==> flow/design.v <==
`timescale 1ns/1ps
module base2_alu #(
  parameter LAT_BIN = 1,   
  parameter LAT_DEC = 8,   
  parameter LAT_DUO = 6    
)(
  input  wire        clk,
  input  wire        rst,
  input  wire        start,
  input  wire [3:0]  opcode,
  input  wire [15:0] a,
  input  wire [15:0] b,
  output reg         busy,
  output reg         done,
  output reg  [31:0] result
);
  reg [7:0] countdown;
  wire [7:0] lat_sel =
      (opcode <= 4'd2) ? LAT_BIN :
      ((opcode <= 4'd5) ? LAT_DEC : LAT_DUO);
  wire [31:0] res_bin =
      (opcode==4'd0)   ? (a + b) :
      (opcode==4'd1)   ? (a - b) :
      (opcode==4'd2)   ? (a * b) :
      (opcode==4'd3)   ? (a + b) :
      (opcode==4'd4)   ? (a - b) :
      (opcode==4'd5) ? (a * 16'd10) :
      (opcode==4'd6) ? (a + b) :
      (opcode==4'd7) ? (a - b) :
      (opcode==4'd8)  ? (a * 16'd3) : 32'd0;
  always @(posedge clk) begin
    if (rst) begin
      busy <= 1'b0; done <= 1'b0; countdown <= 8'd0; result <= 32'd0;
    end else begin
      done <= 1'b0;
      if (start && !busy) begin
        busy      <= 1'b1;
        countdown <= (lat_sel==0) ? 1 : lat_sel;
      end else if (busy) begin
        if (countdown > 8'd1) begin
          countdown <= countdown - 8'd1;
        end else begin
          busy   <= 1'b0;
          done   <= 1'b1;
          result <= res_bin;
        end
      end
    end
  end
endmodule
`timescale 1ns/1ps
module base10_alu #(
  parameter LAT_DEC = 1,   
  parameter LAT_BIN = 6,   
  parameter LAT_DUO = 6    
)(
  input  wire        clk,
  input  wire        rst,
  input  wire        start,
  input  wire [3:0]  opcode,
  input  wire [15:0] a,
  input  wire [15:0] b,
  output reg         busy,
  output reg         done,
  output reg  [31:0] result
);
  reg [7:0] countdown;
  wire [7:0] lat_sel =
      ((opcode>=4'd3) && (opcode<=4'd5)) ? LAT_DEC :
      ((opcode<=4'd2) ? LAT_BIN : LAT_DUO);
  wire [31:0] res_bin =
      (opcode==4'd0)   ? (a + b) :
      (opcode==4'd1)   ? (a - b) :
      (opcode==4'd2)   ? (a * b) :
      (opcode==4'd3)   ? (a + b) :
      (opcode==4'd4)   ? (a - b) :
      (opcode==4'd5) ? (a * 16'd10) :
      (opcode==4'd6) ? (a + b) :
      (opcode==4'd7) ? (a - b) :
      (opcode==4'd8)  ? (a * 16'd3) : 32'd0;
  always @(posedge clk) begin
    if (rst) begin
      busy <= 1'b0; done <= 1'b0; countdown <= 8'd0; result <= 32'd0;
    end else begin
      done <= 1'b0;
      if (start && !busy) begin
        busy      <= 1'b1;
        countdown <= (lat_sel==0) ? 1 : lat_sel;
      end else if (busy) begin
        if (countdown > 8'd1) begin
          countdown <= countdown - 8'd1;
        end else begin
          busy   <= 1'b0;
          done   <= 1'b1;
          result <= res_bin;
        end
      end
    end
  end
endmodule
`timescale 1ns/1ps
module base12_alu #(
  parameter LAT_DUO = 1,   
  parameter LAT_BIN = 6,   
  parameter LAT_DEC = 8    
)(
  input  wire        clk,
  input  wire        rst,
  input  wire        start,
  input  wire [3:0]  opcode,
  input  wire [15:0] a,
  input  wire [15:0] b,
  output reg         busy,
  output reg         done,
  output reg  [31:0] result
);
  reg [7:0] countdown;
  wire [7:0] lat_sel =
      ((opcode>=4'd6) && (opcode<=4'd8)) ? LAT_DUO :
      ((opcode<=4'd2) ? LAT_BIN : LAT_DEC);
  wire [31:0] res_bin =
      (opcode==4'd0)   ? (a + b) :
      (opcode==4'd1)   ? (a - b) :
      (opcode==4'd2)   ? (a * b) :
      (opcode==4'd3)   ? (a + b) :
      (opcode==4'd4)   ? (a - b) :
      (opcode==4'd5) ? (a * 16'd10) :
      (opcode==4'd6) ? (a + b) :
      (opcode==4'd7) ? (a - b) :
      (opcode==4'd8)  ? (a * 16'd3) : 32'd0;
  always @(posedge clk) begin
    if (rst) begin
      busy <= 1'b0; done <= 1'b0; countdown <= 8'd0; result <= 32'd0;
    end else begin
      done <= 1'b0;
      if (start && !busy) begin
        busy      <= 1'b1;
        countdown <= (lat_sel==0) ? 1 : lat_sel;
      end else if (busy) begin
        if (countdown > 8'd1) begin
          countdown <= countdown - 8'd1;
        end else begin
          busy   <= 1'b0;
          done   <= 1'b1;
          result <= res_bin;
        end
      end
    end
  end
endmodule
`timescale 1ns/1ps
module router_extended #(
  parameter B2_LAT_BIN  = 1, B2_LAT_DEC  = 8, B2_LAT_DUO  = 6,
  parameter B10_LAT_DEC = 1, B10_LAT_BIN = 6, B10_LAT_DUO = 6,
  parameter B12_LAT_DUO = 1, B12_LAT_BIN = 6, B12_LAT_DEC = 8
)(
  input  wire        clk,
  input  wire        rst,
  input  wire        start,
  input  wire [2:0]  cond_sel,
  input  wire [3:0]  opcode,
  input  wire [15:0] op_a,
  input  wire [15:0] op_b,
  output reg         busy,
  output reg         done,
  output reg  [31:0] result
);
  localparam [1:0] ROUTE_SENTINEL = 2'd3;
  wire [1:0] forced_target = (cond_sel <= 3'd2) ? cond_sel[1:0] : ROUTE_SENTINEL;
  wire [1:0] full_router_target =
      (opcode <= 4'd2)   ? 2'd0 :
      (opcode <= 4'd5) ? 2'd1 :
                                  2'd2;
  localparam [1:0] DUO_FALLBACK_TARGET = (B10_LAT_DUO <= B2_LAT_DUO) ? 2'd1 : 2'd0;
  wire [1:0] router_210_target =
      (opcode <= 4'd2)   ? 2'd0 :
      (opcode <= 4'd5) ? 2'd1 :
                                  DUO_FALLBACK_TARGET;
  wire [1:0] routed_target =
      (forced_target != ROUTE_SENTINEL) ? forced_target :
      (cond_sel == 3'd3) ? full_router_target :
      (cond_sel == 3'd4) ? router_210_target :
                           full_router_target;  
  reg  start_b2, start_b10, start_b12;
  wire busy_b2, done_b2;   wire [31:0] res_b2;
  wire busy_b10, done_b10; wire [31:0] res_b10;
  wire busy_b12, done_b12; wire [31:0] res_b12;
  base2_alu #(.LAT_BIN(B2_LAT_BIN), .LAT_DEC(B2_LAT_DEC), .LAT_DUO(B2_LAT_DUO)) u_b2(
    .clk(clk), .rst(rst), .start(start_b2), .opcode(opcode), .a(op_a), .b(op_b),
    .busy(busy_b2), .done(done_b2), .result(res_b2)
  );
  base10_alu #(.LAT_DEC(B10_LAT_DEC), .LAT_BIN(B10_LAT_BIN), .LAT_DUO(B10_LAT_DUO)) u_b10(
    .clk(clk), .rst(rst), .start(start_b10), .opcode(opcode), .a(op_a), .b(op_b),
    .busy(busy_b10), .done(done_b10), .result(res_b10)
  );
  base12_alu #(.LAT_DUO(B12_LAT_DUO), .LAT_BIN(B12_LAT_BIN), .LAT_DEC(B12_LAT_DEC)) u_b12(
    .clk(clk), .rst(rst), .start(start_b12), .opcode(opcode), .a(op_a), .b(op_b),
    .busy(busy_b12), .done(done_b12), .result(res_b12)
  );
  localparam S_IDLE=0, S_WAIT=1;
  reg [0:0] st;
  always @(posedge clk) begin
    if (rst) begin
      st <= S_IDLE; busy <= 1'b0; done <= 1'b0;
      start_b2 <= 1'b0; start_b10 <= 1'b0; start_b12 <= 1'b0;
      result <= 32'd0;
    end else begin
      done <= 1'b0;
      start_b2 <= 1'b0; start_b10 <= 1'b0; start_b12 <= 1'b0;
      case (st)
        S_IDLE: begin
          if (start) begin
            busy <= 1'b1;
            if (routed_target==2'd0) start_b2  <= 1'b1;
            if (routed_target==2'd1) start_b10 <= 1'b1;
            if (routed_target==2'd2) start_b12 <= 1'b1;
            st <= S_WAIT;
          end
        end
        S_WAIT: begin
          if ( (routed_target==2'd0 && done_b2) ||
               (routed_target==2'd1 && done_b10) ||
               (routed_target==2'd2 && done_b12) ) begin
            result <= (routed_target==2'd0) ? res_b2 :
                      (routed_target==2'd1) ? res_b10 :
                                              res_b12;
            done   <= 1'b1;
            busy   <= 1'b0;
            st     <= S_IDLE;
          end
        end
      endcase
    end
  end
endmodule
* Tool chain data of router_extended
What the tools print for router_extended, step after step.
Lines are those of the file above, counted from 1.
Cell names lack the library's common part.
A cell with - has no value.
- Top :: router_extended
- Clock input :: clk
- Standard-cell library :: sky130hd
- Library corner :: tt_025C_1v80

* Elaborated design
Source: Yosys, flattened and elaborated, memories not mapped. Widths are those after wreduce. Registers that Yosys merges into a memory's read port (data or address) are not register bits. Print and check cells do not count. Equal cells are merged and count once.
- Output and inout port bits :: 34
- Input bits :: 42
- Flip-flop bits (word level) :: 164
- Muxes and demuxes :: 57
- Bitwise logic cells :: 11
- $add $sub $neg :: 5
- Equality and inequality tests :: 15
- Reduce/logical cells :: 37
- Multiply operators :: 3
- Order comparisons :: 9
** Operator list (number)
- 16-bit by 16-bit multiplier with 32-bit output :: 1
- 32-bit 2-to-1 mux :: 11
- 8-bit 2-to-1 mux :: 14
- 16-bit by 3-bit multiplier with 19-bit output (second input constant) :: 1
- 16-bit by 2-bit multiplier with 18-bit output (second input constant) :: 1
- 8-bit by 1-bit subtractor with 8-bit output (second input constant) :: 3
- 8-bit by 1-bit > comparator with 1-bit output (second input constant) :: 3
- 8-bit logical NOT :: 3
- 1-bit 2-to-1 mux :: 21
- 16-bit by 16-bit adder with 17-bit output :: 1
- 16-bit by 16-bit subtractor with 17-bit output :: 1
- 4-bit by 3-bit == test with 1-bit output (second input constant) :: 4
- 2-bit nonzero test :: 6
- 3-bit OR reduction :: 4
- 2-bit 2-to-1 mux :: 6
- 1-bit inverter :: 11
- 2-bit AND reduction :: 5
- 3-bit AND reduction :: 3
- 1-bit logical AND :: 8
- 4-bit by 2-bit == test with 1-bit output (second input constant) :: 2
- 4-bit 2-to-1 mux :: 2
- 2-bit != test (second input constant) :: 2
- 4-bit by 1-bit == test with 1-bit output (second input constant) :: 1
- 4-bit by 2-bit greater-or-equal comparator with 1-bit output (second input constant) :: 1
- 4-bit by 2-bit <= comparator with 1-bit output (second input constant) :: 1
- 4-bit by 3-bit greater-or-equal comparator with 1-bit output (second input constant) :: 1
- 4-bit by 3-bit <= comparator with 1-bit output (second input constant) :: 1
- 4-bit <= comparator (second input constant) :: 1
Other operator kinds: 14; their cells: 18.

* Depth
Depth = most cells in a row (Yosys ltp): at word level without a register or memory, in the mapped netlist without a sequential cell, where the memories' decode and read muxes count.
- Word-level depth :: 12
- ABC_AREA :: 0
- Mapped depth :: 25
- Gate-level depth less buffers :: 24

* Synthesis result
The flow's flattened synthesis, as Yosys stat reports it; memories are mapped. The netlist is that of the ABC_AREA named above (0 if unset); the other value can give another one.
** Cell types
- fa_1 :: number 198, total area 3.96E+03 um^2
- dfxtp_1 :: number 164, total area 3.28E+03 um^2
- ha_1 :: number 186, total area 2.33E+03 um^2
- nand2_1 :: number 312, total area 1.17E+03 um^2
- inv_1 :: number 290, total area 1.09E+03 um^2
- a21oi_1 :: number 165, total area 825.792 um^2
- nor2_1 :: number 201, total area 754.474 um^2
- and2_1 :: number 92, total area 575.552 um^2
- o21ai_0 :: number 98, total area 490.47 um^2
- mux2i_1 :: number 44, total area 440.422 um^2
- a211oi_1 :: number 58, total area 435.418 um^2
- xnor2_1 :: number 48, total area 420.403 um^2
- o211ai_1 :: number 50, total area 375.36 um^2
- clkbuf_1 :: number 97, total area 364.099 um^2
- xor2_1 :: number 33, total area 289.027 um^2
- nor3_1 :: number 34, total area 170.163 um^2
- o21a_1 :: number 20, total area 150.144 um^2
- a21o_1 :: number 19, total area 142.637 um^2
Other cell types: 62; their cells: 297.
- Area of sequential cells :: 3283.1 um^2
- Chip area (Yosys) :: 19447.4 um^2
- Buffer cells :: 122
- Mapped flip-flops :: 164
- Cells in the netlist :: 2406
The figures by module come from a second, unflattened synthesis with its own total; it is not the netlist above.
- Cell total of the unflattened synthesis :: 5625
- Area total of the unflattened synthesis :: 45107.0 um^2
Each row is one instance without its submodules.
** Modules
- base2_alu :: area 14720.4 um^2, cells 1862, times used 1
- base12_alu :: area 14410.1 um^2, cells 1795, times used 1
- base10_alu :: area 13942.1 um^2, cells 1715, times used 1
- router_extended :: area 2034.5 um^2, cells 253, times used 1

* Path before layout
Source: OpenSTA report_checks on the synthesized netlist (no wires, ideal clock, input and output delay 20% of the period each), path of least setup slack; recovery checks are left aside. Register names are those of the netlist, which keeps one name where synthesis merged equal registers.
- Path type :: in2reg
- Start point :: input op_b[1]
- End point :: register u_b12.result[30]
- Arrival :: 7646 ps
- Period :: 10000 ps
- Stages on the path :: 21
- Path delay :: 5716 ps
- Path buffers :: 1
- Setup time :: 70 ps
- Path slack :: 2284 ps
- Synthesis period reached :: 7716 ps
"path delay" is the arrival time less input delay plus setup time.
"stages on the path" counts driving pins, that of a launching flip-flop among them; a cell with two outputs on the path counts twice.
"synthesis period reached" is the clock period less the worst setup slack; recovery checks do not enter. This is arithmetic on one report: input and output delays are still those of the set period (20% each).
The rows between start and end are the longest chain of elaborated cells between them; the timing report does not say that the signal goes this way. Where chains are equally long, one stands for them.
A line is the first line of the expression or statement that the cell stems from. Yosys adds cells for indexed reads and writes and turns some case tables into memories.
- Cell sequence :: clkbuf_1 > nand2_1 > fa_1 > fa_1 > fa_1 > fa_1 > inv_1 > fa_1 > inv_1 > fa_1 > inv_1 > ha_1 > a211oi_1 > o21ai_0 > a31oi_1 > o31ai_2 > a41oi_1 > o21ai_0 > and4_1 > or3_1 > a21oi_1
- Length of the longest elaborated chain :: 9
- Elaborated cells on any way between the ends :: 10
- Those cells by class :: 1 x add/sub; 1 x mul; 8 x mux
** Ends and longest elaborated chain, after synthesis
- from (decl) :: RTL line 163 : input  wire [15:0] op_b,
- 16-bit by 16-bit subtractor with 17-bit output :: RTL line 129 : (opcode==4'd7) ? (a - b) :
- 32-bit 2-to-1 mux :: RTL line 129
- 32-bit 2-to-1 mux :: RTL line 128 : (opcode==4'd6) ? (a + b) :
- 32-bit 2-to-1 mux :: RTL line 127 : (opcode==4'd5) ? (a * 16'd10) :
- 32-bit 2-to-1 mux :: RTL line 126 : (opcode==4'd4)   ? (a - b) :
- 32-bit 2-to-1 mux :: RTL line 125 : (opcode==4'd3)   ? (a + b) :
- 32-bit 2-to-1 mux :: RTL line 124 : (opcode==4'd2)   ? (a * b) :
- 32-bit 2-to-1 mux :: RTL line 123 : (opcode==4'd1)   ? (a - b) :
- 32-bit 2-to-1 mux :: RTL line 122 : (opcode==4'd0)   ? (a + b) :
- to (assign) :: RTL line 133 : busy <= 1'b0; done <= 1'b0; countdown <= 8'd0; result <= 32'd0;
- to (assign) :: RTL line 145 : result <= res_bin;
- to (decl) :: RTL line 115 : output reg  [31:0] result

* Timing after layout
Path of least setup slack in the final report of run A (OpenROAD, finished layout, wires in). Where an end is a register, its clock arrival counts in the times.
The path's times are printed in steps of 10 ps; the period is the one set.
- Path type :: in2reg
- Start point :: input op_a[6]
- End point :: register u_b2.result[18]
- Stages on the path :: 24
- Path buffers :: 4
- Period :: 8160 ps
- Arrival :: 7220 ps
- Setup time :: 140 ps
- Path slack :: 1230 ps
The rows between start and end are the longest chain of elaborated cells between them; the timing report does not say that the signal goes this way. Where chains are equally long, one stands for them.
- Cell sequence :: buf_12 > buf_12 > ha_4 > fa_1 > inv_2 > fa_2 > fa_2 > inv_2 > fa_2 > fa_1 > inv_1 > fa_1 > inv_2 > ha_4 > and3_4 > buf_6 > a31oi_4 > o31ai_4 > buf_6 > xnor2_4 > o21ai_2 > or4b_4 > nor2_1 > nor3_1
- Length of the longest elaborated chain :: 9
- Elaborated cells on any way between the ends :: 11
- Those cells by class :: 1 x add/sub; 2 x mul; 8 x mux
** Ends and longest elaborated chain, post-layout
- from (decl) :: RTL line 162 : input  wire [15:0] op_a,
- 16-bit by 16-bit subtractor with 17-bit output :: RTL line 29 : (opcode==4'd7) ? (a - b) :
- 32-bit 2-to-1 mux :: RTL line 29
- 32-bit 2-to-1 mux :: RTL line 28 : (opcode==4'd6) ? (a + b) :
- 32-bit 2-to-1 mux :: RTL line 27 : (opcode==4'd5) ? (a * 16'd10) :
- 32-bit 2-to-1 mux :: RTL line 26 : (opcode==4'd4)   ? (a - b) :
- 32-bit 2-to-1 mux :: RTL line 25 : (opcode==4'd3)   ? (a + b) :
- 32-bit 2-to-1 mux :: RTL line 24 : (opcode==4'd2)   ? (a * b) :
- 32-bit 2-to-1 mux :: RTL line 23 : (opcode==4'd1)   ? (a - b) :
- 32-bit 2-to-1 mux :: RTL line 22 : (opcode==4'd0)   ? (a + b) :
- to (assign) :: RTL line 33 : busy <= 1'b0; done <= 1'b0; countdown <= 8'd0; result <= 32'd0;
- to (assign) :: RTL line 45 : result <= res_bin;
- to (decl) :: RTL line 15 : output reg  [31:0] result

FLOW RESULTS
============

Record of 2 stored runs of the RTL-to-layout flow on router_extended, platform sky130hd. The runs are unordered. Constraints: input delay and output delay 20% of the set period each, output load 0.01 pF.
"achieved period" is the run's clock period less its worst setup slack. It is reckoned from that one timing run; input and output delays stay at 20% of the period that was set.
"worst path time" means the part of the period allowed to the worst setup path (the constraints hold back 20% at inputs and 20% at outputs) less its slack; where the path has registers, the arrival times of their clocks count too.
"total design power" rests on the timing tool's default activity at the inputs, not on a simulated workload.
"worst path time" is known to 10 ps.

* Run A
** Files
==> flow/run.sh <==
#!/bin/bash
# the make line also repeats the synthesis and layout settings of config.mk as NAME=value (left out here)
make -C /OpenROAD-flow-scripts/flow DESIGN_CONFIG=/design/flow/config.mk WORK_HOME=/design/flow/orfs CLKGATE_MAP_FILE= finish
==> flow/config.mk <==
export PLATFORM = sky130hd
export DESIGN_NAME = router_extended
export DESIGN_NICKNAME = router_extended
export VERILOG_FILES = /design/flow/design.v
export SDC_FILE = /design/flow/constraint.sdc
export NUM_CORES = 4
export LEC_CHECK = 0
export CAP_MARGIN = 20
export CELL_PAD_IN_SITES_DETAIL_PLACEMENT = 0
export CELL_PAD_IN_SITES_GLOBAL_PLACEMENT = 3
export CORE_MARGIN = 2
export CORE_UTILIZATION = 40
export CTS_CLUSTER_DIAMETER = 395
export MAX_ROUTING_LAYER = met4
export PLACE_DENSITY_LB_ADDON = 0.13
export SETUP_SLACK_MARGIN = 2.31
export SLEW_MARGIN = 15
==> flow/constraint.sdc <==
create_clock -name core_clock -period 8.16 [get_ports {clk}]
set_input_delay 1.6320 -clock core_clock [delete_from_list [all_inputs] [get_ports {clk}]]
set_output_delay 1.6320 -clock core_clock [all_outputs]
set_load 0.01 [all_outputs]
** Results
- Worst path time :: 5,300 ps
- Critical path type :: in2reg
- Cell area after synthesis :: 19,447.4 um^2
- Standard-cell area after routing :: 24,350.9 um^2
- Total design power :: 10,179 uW
- Setup slack of the critical path :: 1,229 ps
- Setup TNS :: 0 ps
- Lowest hold slack :: 449 ps
- Achieved period :: 6,931 ps
- Post-route utilization :: 50.9%
- Overall die area :: 50,398.0 um^2

* Run B
** Files
==> flow/run.sh <==
#!/bin/bash
# the make line also repeats the synthesis and layout settings of config.mk as NAME=value (left out here)
make -C /OpenROAD-flow-scripts/flow DESIGN_CONFIG=/design/flow/config.mk WORK_HOME=/design/flow/orfs CLKGATE_MAP_FILE= finish
==> flow/config.mk <==
export PLATFORM = sky130hd
export DESIGN_NAME = router_extended
export DESIGN_NICKNAME = router_extended
export VERILOG_FILES = /design/flow/design.v
export SDC_FILE = /design/flow/constraint.sdc
export NUM_CORES = 4
export LEC_CHECK = 0
export ABC_AREA = 0
export CAP_MARGIN = 20
export CELL_PAD_IN_SITES_GLOBAL_PLACEMENT = 2
export CORE_MARGIN = 10
export CORE_UTILIZATION = 51
export CTS_CLUSTER_DIAMETER = 270
export CTS_CLUSTER_SIZE = 62
export MAX_ROUTING_LAYER = met4
export MIN_ROUTING_LAYER = met2
export PLACE_DENSITY = 0.61
export SLEW_MARGIN = 20
==> flow/constraint.sdc <==
create_clock -name core_clock -period 13.7 [get_ports {clk}]
set_input_delay 2.7400 -clock core_clock [delete_from_list [all_inputs] [get_ports {clk}]]
set_output_delay 2.7400 -clock core_clock [all_outputs]
set_load 0.01 [all_outputs]
** Results
- Worst path time :: 7,150 ps
- Critical path type :: in2reg
- Cell area after synthesis :: 19,447.4 um^2
- Standard-cell area after routing :: 21,264.1 um^2
- Total design power :: 4,298 uW
- Setup slack of the critical path :: 3,814 ps
- Setup TNS :: 0 ps
- Lowest hold slack :: 453 ps
- Achieved period :: 9,886 ps
- Post-route utilization :: 56.5%
- Overall die area :: 46,343.3 um^2
